==> flow/design.v <==
module NCO #(N = 32)(
  input clk,                  
  input rst,                  
  input [N-1:0] ctrl,         
  output reg [15:0] sin_out   
);
reg [N-1:0] phase;
always @(posedge clk) begin
  if (rst)
    phase <= {N{1'b0}};
  else
    phase <= phase + ctrl;
end
reg [5:0] sin_lut_sel;
reg [15:0] sin_lut_val;
always @(*) begin
  sin_lut_sel <= phase[N-2] ? ~(phase[N-3:N-8]-1'b1) : phase[N-3:N-8];
  if (phase[N-2] & ~|phase[N-3:N-8]) begin
    sin_out <= phase[N-1] ? 16'b10000000_00000001 : 16'b01111111_11111111;
  end else begin
    sin_out <= phase[N-1] ? (~sin_lut_val+1'b1) : sin_lut_val;    
  end
  case(sin_lut_sel)
    6'h00 : sin_lut_val <= 16'h0000;
    6'h01 : sin_lut_val <= 16'h0324;
    6'h02 : sin_lut_val <= 16'h0648;
    6'h03 : sin_lut_val <= 16'h096A;
    6'h04 : sin_lut_val <= 16'h0C8C;
    6'h05 : sin_lut_val <= 16'h0FAB;
    6'h06 : sin_lut_val <= 16'h12C8;
    6'h07 : sin_lut_val <= 16'h15E2;
    6'h08 : sin_lut_val <= 16'h18F9;
    6'h09 : sin_lut_val <= 16'h1C0B;
    6'h0A : sin_lut_val <= 16'h1F1A;
    6'h0B : sin_lut_val <= 16'h2223;
    6'h0C : sin_lut_val <= 16'h2528;
    6'h0D : sin_lut_val <= 16'h2826;
    6'h0E : sin_lut_val <= 16'h2B1F;
    6'h0F : sin_lut_val <= 16'h2E11;
    6'h10 : sin_lut_val <= 16'h30FB;
    6'h11 : sin_lut_val <= 16'h33DF;
    6'h12 : sin_lut_val <= 16'h36BA;
    6'h13 : sin_lut_val <= 16'h398C;
    6'h14 : sin_lut_val <= 16'h3C56;
    6'h15 : sin_lut_val <= 16'h3F17;
    6'h16 : sin_lut_val <= 16'h41CE;
    6'h17 : sin_lut_val <= 16'h447A;
    6'h18 : sin_lut_val <= 16'h471C;
    6'h19 : sin_lut_val <= 16'h49B4;
    6'h1A : sin_lut_val <= 16'h4C3F;
    6'h1B : sin_lut_val <= 16'h4EBF;
    6'h1C : sin_lut_val <= 16'h5133;
    6'h1D : sin_lut_val <= 16'h539B;
    6'h1E : sin_lut_val <= 16'h55F5;
    6'h1F : sin_lut_val <= 16'h5842;
    6'h20 : sin_lut_val <= 16'h5A82;
    6'h21 : sin_lut_val <= 16'h5CB3;
    6'h22 : sin_lut_val <= 16'h5ED7;
    6'h23 : sin_lut_val <= 16'h60EB;
    6'h24 : sin_lut_val <= 16'h62F1;
    6'h25 : sin_lut_val <= 16'h64E8;
    6'h26 : sin_lut_val <= 16'h66CF;
    6'h27 : sin_lut_val <= 16'h68A6;
    6'h28 : sin_lut_val <= 16'h6A6D;
    6'h29 : sin_lut_val <= 16'h6C23;
    6'h2A : sin_lut_val <= 16'h6DC9;
    6'h2B : sin_lut_val <= 16'h6F5E;
    6'h2C : sin_lut_val <= 16'h70E2;
    6'h2D : sin_lut_val <= 16'h7254;
    6'h2E : sin_lut_val <= 16'h73B5;
    6'h2F : sin_lut_val <= 16'h7504;
    6'h30 : sin_lut_val <= 16'h7641;
    6'h31 : sin_lut_val <= 16'h776B;
    6'h32 : sin_lut_val <= 16'h7884;
    6'h33 : sin_lut_val <= 16'h7989;
    6'h34 : sin_lut_val <= 16'h7A7C;
    6'h35 : sin_lut_val <= 16'h7B5C;
    6'h36 : sin_lut_val <= 16'h7C29;
    6'h37 : sin_lut_val <= 16'h7CE3;
    6'h38 : sin_lut_val <= 16'h7D89;
    6'h39 : sin_lut_val <= 16'h7E1D;
    6'h3A : sin_lut_val <= 16'h7E9C;
    6'h3B : sin_lut_val <= 16'h7F09;
    6'h3C : sin_lut_val <= 16'h7F61;
    6'h3D : sin_lut_val <= 16'h7FA6;
    6'h3E : sin_lut_val <= 16'h7FD8;
    6'h3F : sin_lut_val <= 16'h7FF5;
  endcase
end
endmodule
module Chirp #(N = 32)(
  input clk,
  input rst,
  input [7:0] delay,           
  input reverse,               
  input [N-1:0] min_ctrl,      
  input [N-1:0] max_ctrl,      
  input [N-1:0] inc_rate,      
  input [N-1:0] div_rate,      
  output reg nco_reset,        
  output reg [N-1:0] nco_ctrl  
);
wire [N-1:0] stt_ctrl;
wire [N-1:0] end_ctrl;
wire end_flag;
assign stt_ctrl = reverse ? max_ctrl : min_ctrl;
assign end_ctrl = reverse ? min_ctrl : max_ctrl;
assign end_flag = reverse ? (nco_ctrl <= end_ctrl) : (nco_ctrl >= end_ctrl);
reg [N-1:0] rate_count;
reg [7:0] delay_count;
always @(posedge clk) begin
  if (rst) begin
    rate_count <= {N{1'b0}};
    delay_count <= 4'b0;
    nco_reset <= 1'b1;
    nco_ctrl <= {N{1'b0}};
  end else begin
    if (end_flag) begin
      nco_ctrl <= stt_ctrl;
      rate_count <= rate_count + 1'b1;
    end else if (rate_count >= div_rate) begin
      nco_ctrl <= reverse ? nco_ctrl - inc_rate : nco_ctrl + inc_rate;
      rate_count <= {N{1'b0}};
    end else
      rate_count <= rate_count + 1'b1;
    if (end_flag) begin
      if (delay_count >= delay)
        delay_count <= 8'b0;
      else
        delay_count <= delay_count + 1'b1;
    end
    nco_reset <= |delay_count;
  end
end
endmodule
module WaveGenerator #(N = 32, M = 16)(
  input clk,
  input rst,
  input chirp_reverse,             
  input [7:0] chirp_delay,         
  input [N-1:0] chirp_min_ctrl,    
  input [N-1:0] chirp_max_ctrl,    
  input [N-1:0] chirp_inc_rate,    
  input [N-1:0] chirp_div_rate,    
  output reg [M-1:0] waveform     
);
reg nco_reset;
reg [N-1:0] nco_ctrl;
wire chirp_nco_reset;
wire [N-1:0] chirp_nco_ctrl;
wire [15:0] sin_out;
always @(posedge clk) begin
  nco_ctrl <= chirp_nco_ctrl;
  nco_reset <= chirp_nco_reset;
  waveform <= sin_out;
end
NCO #(.N(N)) NCO0 (
  .clk     ( clk       ),  
  .rst     ( nco_reset ),  
  .ctrl    ( nco_ctrl  ),  
  .sin_out ( sin_out   )  
);
Chirp #(.N(N)) Chirp0 (
  .clk       ( clk             ),  
  .rst       ( rst             ),  
  .delay     ( chirp_delay     ),  
  .reverse   ( chirp_reverse   ),  
  .min_ctrl  ( chirp_min_ctrl  ),  
  .max_ctrl  ( chirp_max_ctrl  ),  
  .inc_rate  ( chirp_inc_rate  ),  
  .div_rate  ( chirp_div_rate  ),  
  .nco_reset ( chirp_nco_reset ),  
  .nco_ctrl  ( chirp_nco_ctrl  )   
);
endmodule
# From RTL to reports: WaveGenerator
# Module WaveGenerator before and after one edit of its RTL, step after step.
# "before" refers to lines of the RTL above, "after" to lines of the edited file.
# "diff" is "after" less "before", of the values as shown.
# Not given: --
# setup
top_module,WaveGenerator
clock,clk
library,sky130hd
pvt_corner,tt_025C_1v80

# Edit of the RTL
# The edit as a unified diff against the file above.
# This change comes from a script, not from a designer. The edited design behaves differently; no optimisation was intended.
# begin of diff
@@ -155,10 +155,13 @@
   waveform <= sin_out;
 end
+wire [15:0] sin_out_m, sin_out_s;
 NCO #(.N(N)) NCO0 (
   .clk     ( clk       ),  
   .rst     ( nco_reset ),  
   .ctrl    ( nco_ctrl  ),  
-  .sin_out ( sin_out   )  
+  .sin_out ( sin_out_m   )  
 );
+NCO #(.N(N)) NCO0_2 (.clk(clk), .rst(nco_reset), .ctrl(~nco_ctrl), .sin_out(sin_out_s));
+assign sin_out = sin_out_m ^ sin_out_s;
 Chirp #(.N(N)) Chirp0 (
   .clk       ( clk             ),  
# end of diff

# Elaborated design
# Yosys after proc, flatten, opt, wreduce and memory -nomap, before mapping. Memory bits, and registers merged into a memory's read port (data or address), are not among the register bits. Print and check cells are not counted. Equal cells are merged and count once.
# Memory sizes are those after Yosys's memory passes, which may raise the word count (mostly to a power of two), join words into wider ones and drop unused or constant bits.
# word_totals
element,before,after,diff
regBits,154,186,32
latch_bits,0,0,0
ram_bits,0,0,0
mem_bits_ro,960,1920,960
clocked_rd_ports_x_width,0,0,0
mem_count,1,2,1
input_bits,139,139,0
out_inout_bits,16,16,0
word_cells,40,56,16
# memory_table
element,before,after
mem_shapes,64 x 15 bit 1R0W,64 x 15 bit 1R0W; 64 x 15 bit 1R0W
# classes
element,before,after,diff
addsub,7,10,3
n_mul,0,0,0
div_mod_pow,0,0,0
n_cmp,4,4,0
equal,0,0,0
shift,0,0,0
muxes,13,17,4
n_logic,3,8,5
n_reduce_logical,4,6,2
# op_table
cell,before,after,diff
16-bit 2-to-1 mux,3,6,3
32-bit adder,2,3,1
16-bit by 1-bit adder with 16-bit output with constant B,1,2,1
1-bit bitwise AND,1,2,1
1-bit zero test,1,2,1
6-bit 2-to-1 mux,1,2,1
16-bit inverter,1,2,1
6-bit inverter,1,2,1
6-bit OR reduction,1,2,1
6-bit by 1-bit subtractor with 6-bit output with constant B,1,2,1
32-bit inverter,0,1,1
16-bit XOR,0,1,1
# Unchanged operator kinds not shown: 11.

# Longest topological paths
# Longest topological path by Yosys (ltp), each cell counted once; first at word level (registers and memories cut), then after technology mapping (sequential cells cut; the memories' decode and read muxes count).
# logic_depth
element,before,after,diff
ltp_word,4,5,1
abc_area,0,0,--
depth_mapped,21,21,0
mapped_depth_nobuf,17,20,3

# Mapped cells and area
# The flow's flattened synthesis, as Yosys stat reports it; memories are mapped. The netlist is that of the ABC_AREA named above (0 if unset); the other value can give another one.
# types
type,before,after,diff
sky130_fd_sc_hd__nor2_1,163,258,95
sky130_fd_sc_hd__a21oi_1,109,171,62
sky130_fd_sc_hd__a21o_1,44,93,49
sky130_fd_sc_hd__o21ai_0,68,110,42
sky130_fd_sc_hd__inv_1,90,131,41
sky130_fd_sc_hd__xnor2_1,76,116,40
sky130_fd_sc_hd__ha_1,155,194,39
sky130_fd_sc_hd__dfxtp_1,154,186,32
sky130_fd_sc_hd__nand2_1,116,146,30
sky130_fd_sc_hd__buf_2,13,43,30
sky130_fd_sc_hd__clkbuf_1,41,66,25
sky130_fd_sc_hd__nand2b_1,12,33,21
sky130_fd_sc_hd__nor2b_1,40,59,19
sky130_fd_sc_hd__xor2_1,40,59,19
sky130_fd_sc_hd__nor3_1,49,59,10
sky130_fd_sc_hd__and3_1,18,28,10
sky130_fd_sc_hd__or3_1,11,21,10
sky130_fd_sc_hd__o22ai_1,4,14,10
# Unchanged cell types not shown: 18.
# Not every row of either side is listed.
# synth_totals
element,before,after,diff
stdcells,1686,2400,714
synth_area_um2,13456.7,18537.8,5081.1
seq_area_um2,3083.0,3723.6,640.6
ff_cells,154,186,32
buffers,77,131,54
# The figures by module come from a second, unflattened synthesis with its own total; it is not the netlist above.
# hier_totals
element,before,after,diff
hier_cells,1742,2482,740
area_unflattened_um2,13875.8,19188.4,5312.6
# Each row is one instance without its submodules.
# by_module_before
module,n_inst,cells,mod_area_um2,mod_seq_area_um2
Chirp #(N=32),1,1001,7842.5,1461.4
NCO #(N=32),1,692,5052.3,640.6
WaveGenerator,1,49,980.9,980.9
# by_module_after
module,n_inst,cells,mod_area_um2,mod_seq_area_um2
NCO #(N=32),2,692,5052.3,640.6
Chirp #(N=32),1,1001,7842.5,1461.4
WaveGenerator,1,97,1241.2,980.9

# Timing after synthesis
# OpenSTA on the mapped netlist: ideal clock, no wires. The path of least setup slack (recovery checks aside). Input and output delay are each 20% of the period. Register names are those of the netlist, which keeps one name where synthesis merged equal registers.
# synth_path
element,before,after,diff
kind,input to register,input to register,--
from,input chirp_reverse,input chirp_reverse,--
to,register Chirp0.nco_ctrl[9],register Chirp0.nco_ctrl[26],--
clock_period_ns,6.0,6.0,0.0
input_delay_ns,1.200,1.200,0.000
setup_ns,0.086,0.132,0.046
launch_ns,1.200,1.200,0.000
arrival_ns,5.243,5.149,-0.094
required_ns,5.914,5.868,-0.046
path_slack_ns,0.672,0.719,0.047
path_delay_ns,4.129,4.081,-0.048
driving_pins,16,18,2
n_path_buf,6,6,0
period_less_setup_slack_ns,5.328,5.281,-0.047
# "path_delay_ns" is the arrival time less input delay plus setup time.
# "driving_pins" counts driving pins, that of a launching flip-flop among them; a cell with two outputs on the path counts twice.
# "period_less_setup_slack_ns" is the clock period less the worst setup slack; recovery checks do not enter. This is arithmetic on one report: input and output delays are still those of the set period (20% each).
# Between the ends stands the longest chain of elaborated cells between them, by number of cells; it is not shown to be the way that was timed. Of several equally long chains one is given.
# A line is the first line of the expression or statement that the cell stems from. Yosys adds cells for indexed reads and writes and turns some case tables into memories.
# A register here has more assigning lines than the two given.
# synth_between_before
cell_sequence,sky130_fd_sc_hd__clkbuf_1 > sky130_fd_sc_hd__clkbuf_1 > sky130_fd_sc_hd__buf_1 > sky130_fd_sc_hd__clkbuf_1 > sky130_fd_sc_hd__mux2i_1 > sky130_fd_sc_hd__ha_1 > sky130_fd_sc_hd__nor2b_1 > sky130_fd_sc_hd__o211ai_1 > sky130_fd_sc_hd__a21oi_1 > sky130_fd_sc_hd__o311a_1 > sky130_fd_sc_hd__or4_1 > sky130_fd_sc_hd__nand2_1 > sky130_fd_sc_hd__clkbuf_1 > sky130_fd_sc_hd__buf_1 > sky130_fd_sc_hd__a211oi_1 > sky130_fd_sc_hd__a211oi_1
elab_chain_len,4
cells_between,9
cone_lines,6
classes_between,compare: 2; mux: 6; reduce/logical: 1
# synth_lines_before
element,line,source
from (decl),139,"input chirp_reverse,"
32-bit 2-to-1 mux,107,assign end_ctrl = reverse ? min_ctrl : max_ctrl;
32-bit >= comparator,108,assign end_flag = reverse ? (nco_ctrl <= end_ctrl) : (nco_ctrl >= end_ctrl);
1-bit 2-to-1 mux,108,
32-bit 2-to-1 mux,118,if (end_flag) begin
to (assign),119,nco_ctrl <= stt_ctrl;
to (assign),122,nco_ctrl <= reverse ? nco_ctrl - inc_rate : nco_ctrl + inc_rate;
to (decl),101,output reg [N-1:0] nco_ctrl
# synth_between_after
cell_sequence,sky130_fd_sc_hd__clkbuf_1 > sky130_fd_sc_hd__clkbuf_1 > sky130_fd_sc_hd__clkbuf_1 > sky130_fd_sc_hd__buf_1 > sky130_fd_sc_hd__mux2i_1 > sky130_fd_sc_hd__ha_1 > sky130_fd_sc_hd__nor2b_1 > sky130_fd_sc_hd__o21a_1 > sky130_fd_sc_hd__o21ai_0 > sky130_fd_sc_hd__a21oi_1 > sky130_fd_sc_hd__o31a_1 > sky130_fd_sc_hd__o21ai_0 > sky130_fd_sc_hd__nand4b_1 > sky130_fd_sc_hd__nand2_1 > sky130_fd_sc_hd__clkbuf_1 > sky130_fd_sc_hd__clkbuf_1 > sky130_fd_sc_hd__mux2i_1 > sky130_fd_sc_hd__o41ai_1
elab_chain_len,4
cells_between,9
cone_lines,6
classes_between,compare: 2; mux: 6; reduce/logical: 1
# synth_lines_after
element,line,source
from (decl),139,"input chirp_reverse,"
32-bit 2-to-1 mux,107,assign end_ctrl = reverse ? min_ctrl : max_ctrl;
32-bit >= comparator,108,assign end_flag = reverse ? (nco_ctrl <= end_ctrl) : (nco_ctrl >= end_ctrl);
1-bit 2-to-1 mux,108,
32-bit 2-to-1 mux,118,if (end_flag) begin
to (assign),119,nco_ctrl <= stt_ctrl;
to (assign),122,nco_ctrl <= reverse ? nco_ctrl - inc_rate : nco_ctrl + inc_rate;
to (decl),101,output reg [N-1:0] nco_ctrl

# Path in the finished layout
# Path of least setup slack in the final report of the runs of pair 1 (OpenROAD, finished layout, wires in). Where an end is a register, its clock arrival counts in the times.
# layout_path
element,before,after,diff
kind,input to register,input to register,--
from,input chirp_inc_rate[9],input chirp_inc_rate[2],--
to,register Chirp0.nco_ctrl[29],register Chirp0.nco_ctrl[30],--
clock_period_ns,6.0,6.0,0.0
input_delay_ns,1.20,1.20,0.00
setup_ns,0.10,0.09,-0.01
launch_ns,1.20,1.20,0.00
arrival_ns,5.57,5.82,0.25
required_ns,6.32,6.38,0.06
path_slack_ns,0.75,0.55,-0.20
driving_pins,16,19,3
n_path_buf,1,3,2
# Between the ends stands the longest chain of elaborated cells between them, by number of cells; it is not shown to be the way that was timed. Of several equally long chains one is given.
# A register here has more assigning lines than the two given.
# layout_between_before
cell_sequence,sky130_fd_sc_hd__clkdlybuf4s50_1 > sky130_fd_sc_hd__or4_1 > sky130_fd_sc_hd__nor3_1 > sky130_fd_sc_hd__nand3_1 > sky130_fd_sc_hd__nor2_1 > sky130_fd_sc_hd__a31oi_1 > sky130_fd_sc_hd__xnor2_1 > sky130_fd_sc_hd__ha_1 > sky130_fd_sc_hd__a21o_1 > sky130_fd_sc_hd__a31o_2 > sky130_fd_sc_hd__a221oi_1 > sky130_fd_sc_hd__a31oi_1 > sky130_fd_sc_hd__or2_2 > sky130_fd_sc_hd__o311ai_0 > sky130_fd_sc_hd__mux2i_1 > sky130_fd_sc_hd__o211a_1
elab_chain_len,4
cells_between,5
cone_lines,3
classes_between,add/sub: 2; mux: 3
# layout_lines_before
element,line,source
from (decl),143,"input [N-1:0] chirp_inc_rate,"
32-bit adder,122,nco_ctrl <= reverse ? nco_ctrl - inc_rate : nco_ctrl + inc_rate;
32-bit 2-to-1 mux,122,
32-bit 2-to-1 mux,121,end else if (rate_count >= div_rate) begin
32-bit 2-to-1 mux,118,if (end_flag) begin
to (assign),119,nco_ctrl <= stt_ctrl;
to (assign),122,
to (decl),101,output reg [N-1:0] nco_ctrl
# layout_between_after
cell_sequence,sky130_fd_sc_hd__clkdlybuf4s50_1 > sky130_fd_sc_hd__nor2_1 > sky130_fd_sc_hd__nor4b_1 > sky130_fd_sc_hd__nor3b_1 > sky130_fd_sc_hd__buf_4 > sky130_fd_sc_hd__a31oi_1 > sky130_fd_sc_hd__xnor2_1 > sky130_fd_sc_hd__ha_1 > sky130_fd_sc_hd__a21o_1 > sky130_fd_sc_hd__a21o_1 > sky130_fd_sc_hd__a21oi_1 > sky130_fd_sc_hd__o32ai_1 > sky130_fd_sc_hd__o21ai_0 > sky130_fd_sc_hd__nand2_1 > sky130_fd_sc_hd__a211oi_1 > sky130_fd_sc_hd__buf_4 > sky130_fd_sc_hd__o31ai_1 > sky130_fd_sc_hd__or4b_2 > sky130_fd_sc_hd__a311oi_1
elab_chain_len,4
cells_between,5
cone_lines,3
classes_between,add/sub: 2; mux: 3
# layout_lines_after
element,line,source
from (decl),143,"input [N-1:0] chirp_inc_rate,"
32-bit adder,122,nco_ctrl <= reverse ? nco_ctrl - inc_rate : nco_ctrl + inc_rate;
32-bit 2-to-1 mux,122,
32-bit 2-to-1 mux,121,end else if (rate_count >= div_rate) begin
32-bit 2-to-1 mux,118,if (end_flag) begin
to (assign),119,nco_ctrl <= stt_ctrl;
to (assign),122,
to (decl),101,output reg [N-1:0] nco_ctrl

# Flow runs
# Runs of the flow (Yosys, OpenROAD) on both versions; the two runs of a pair have the same settings. The constraints put input and output delay at 20% of the set period each and load the outputs with 0.01 pF.
# settings_pair_1
CORE_UTILIZATION,40
period_ns,6.0
CAP_MARGIN,20
CORE_MARGIN,2
SLEW_MARGIN,20
# results_pair_1
element,before,after,diff
yosys_chip_area_um2,13456.7,18537.8,5081.1
dieArea_um2,35124.4,48081.5,12957.1
final_stdcell_area_um2,16069.2,21236.6,5167.4
worstSetupSlack_ns,0.755,0.551,-0.204
setup_tns_ns,0.000,0.000,0.000
power.total_w,0.004691,0.009729,0.005038
clock_period_reached_ns,5.245,5.449,0.204
# settings_pair_2
ABC_AREA,1
CELL_PAD_IN_SITES_DETAIL_PLACEMENT,1
CELL_PAD_IN_SITES_GLOBAL_PLACEMENT,0
CORE_UTILIZATION,17
CTS_CLUSTER_SIZE,31
MAX_ROUTING_LAYER,met4
PLACE_DENSITY,0.43
SETUP_SLACK_MARGIN,0.11
TNS_END_PERCENT,100
period_ns,6.91
CAP_MARGIN,20
CORE_MARGIN,2
SLEW_MARGIN,20
# results_pair_2
element,before,after,diff
yosys_chip_area_um2,13954.6,18362.6,4408.0
dieArea_um2,84393.2,110659.0,26265.8
final_stdcell_area_um2,17260.3,21957.3,4697.0
worstSetupSlack_ns,1.655,1.844,0.189
setup_tns_ns,0.000,0.000,0.000
power.total_w,0.005149,0.007991,0.002842
clock_period_reached_ns,5.255,5.066,-0.189
# "clock_period_reached_ns" means the clock period less the worst setup slack. The figure is calculated, with input and output delays left at 20% of the set period.
# "power.total_w" rests on the timing tool's default activity at the inputs, not on a simulated workload.
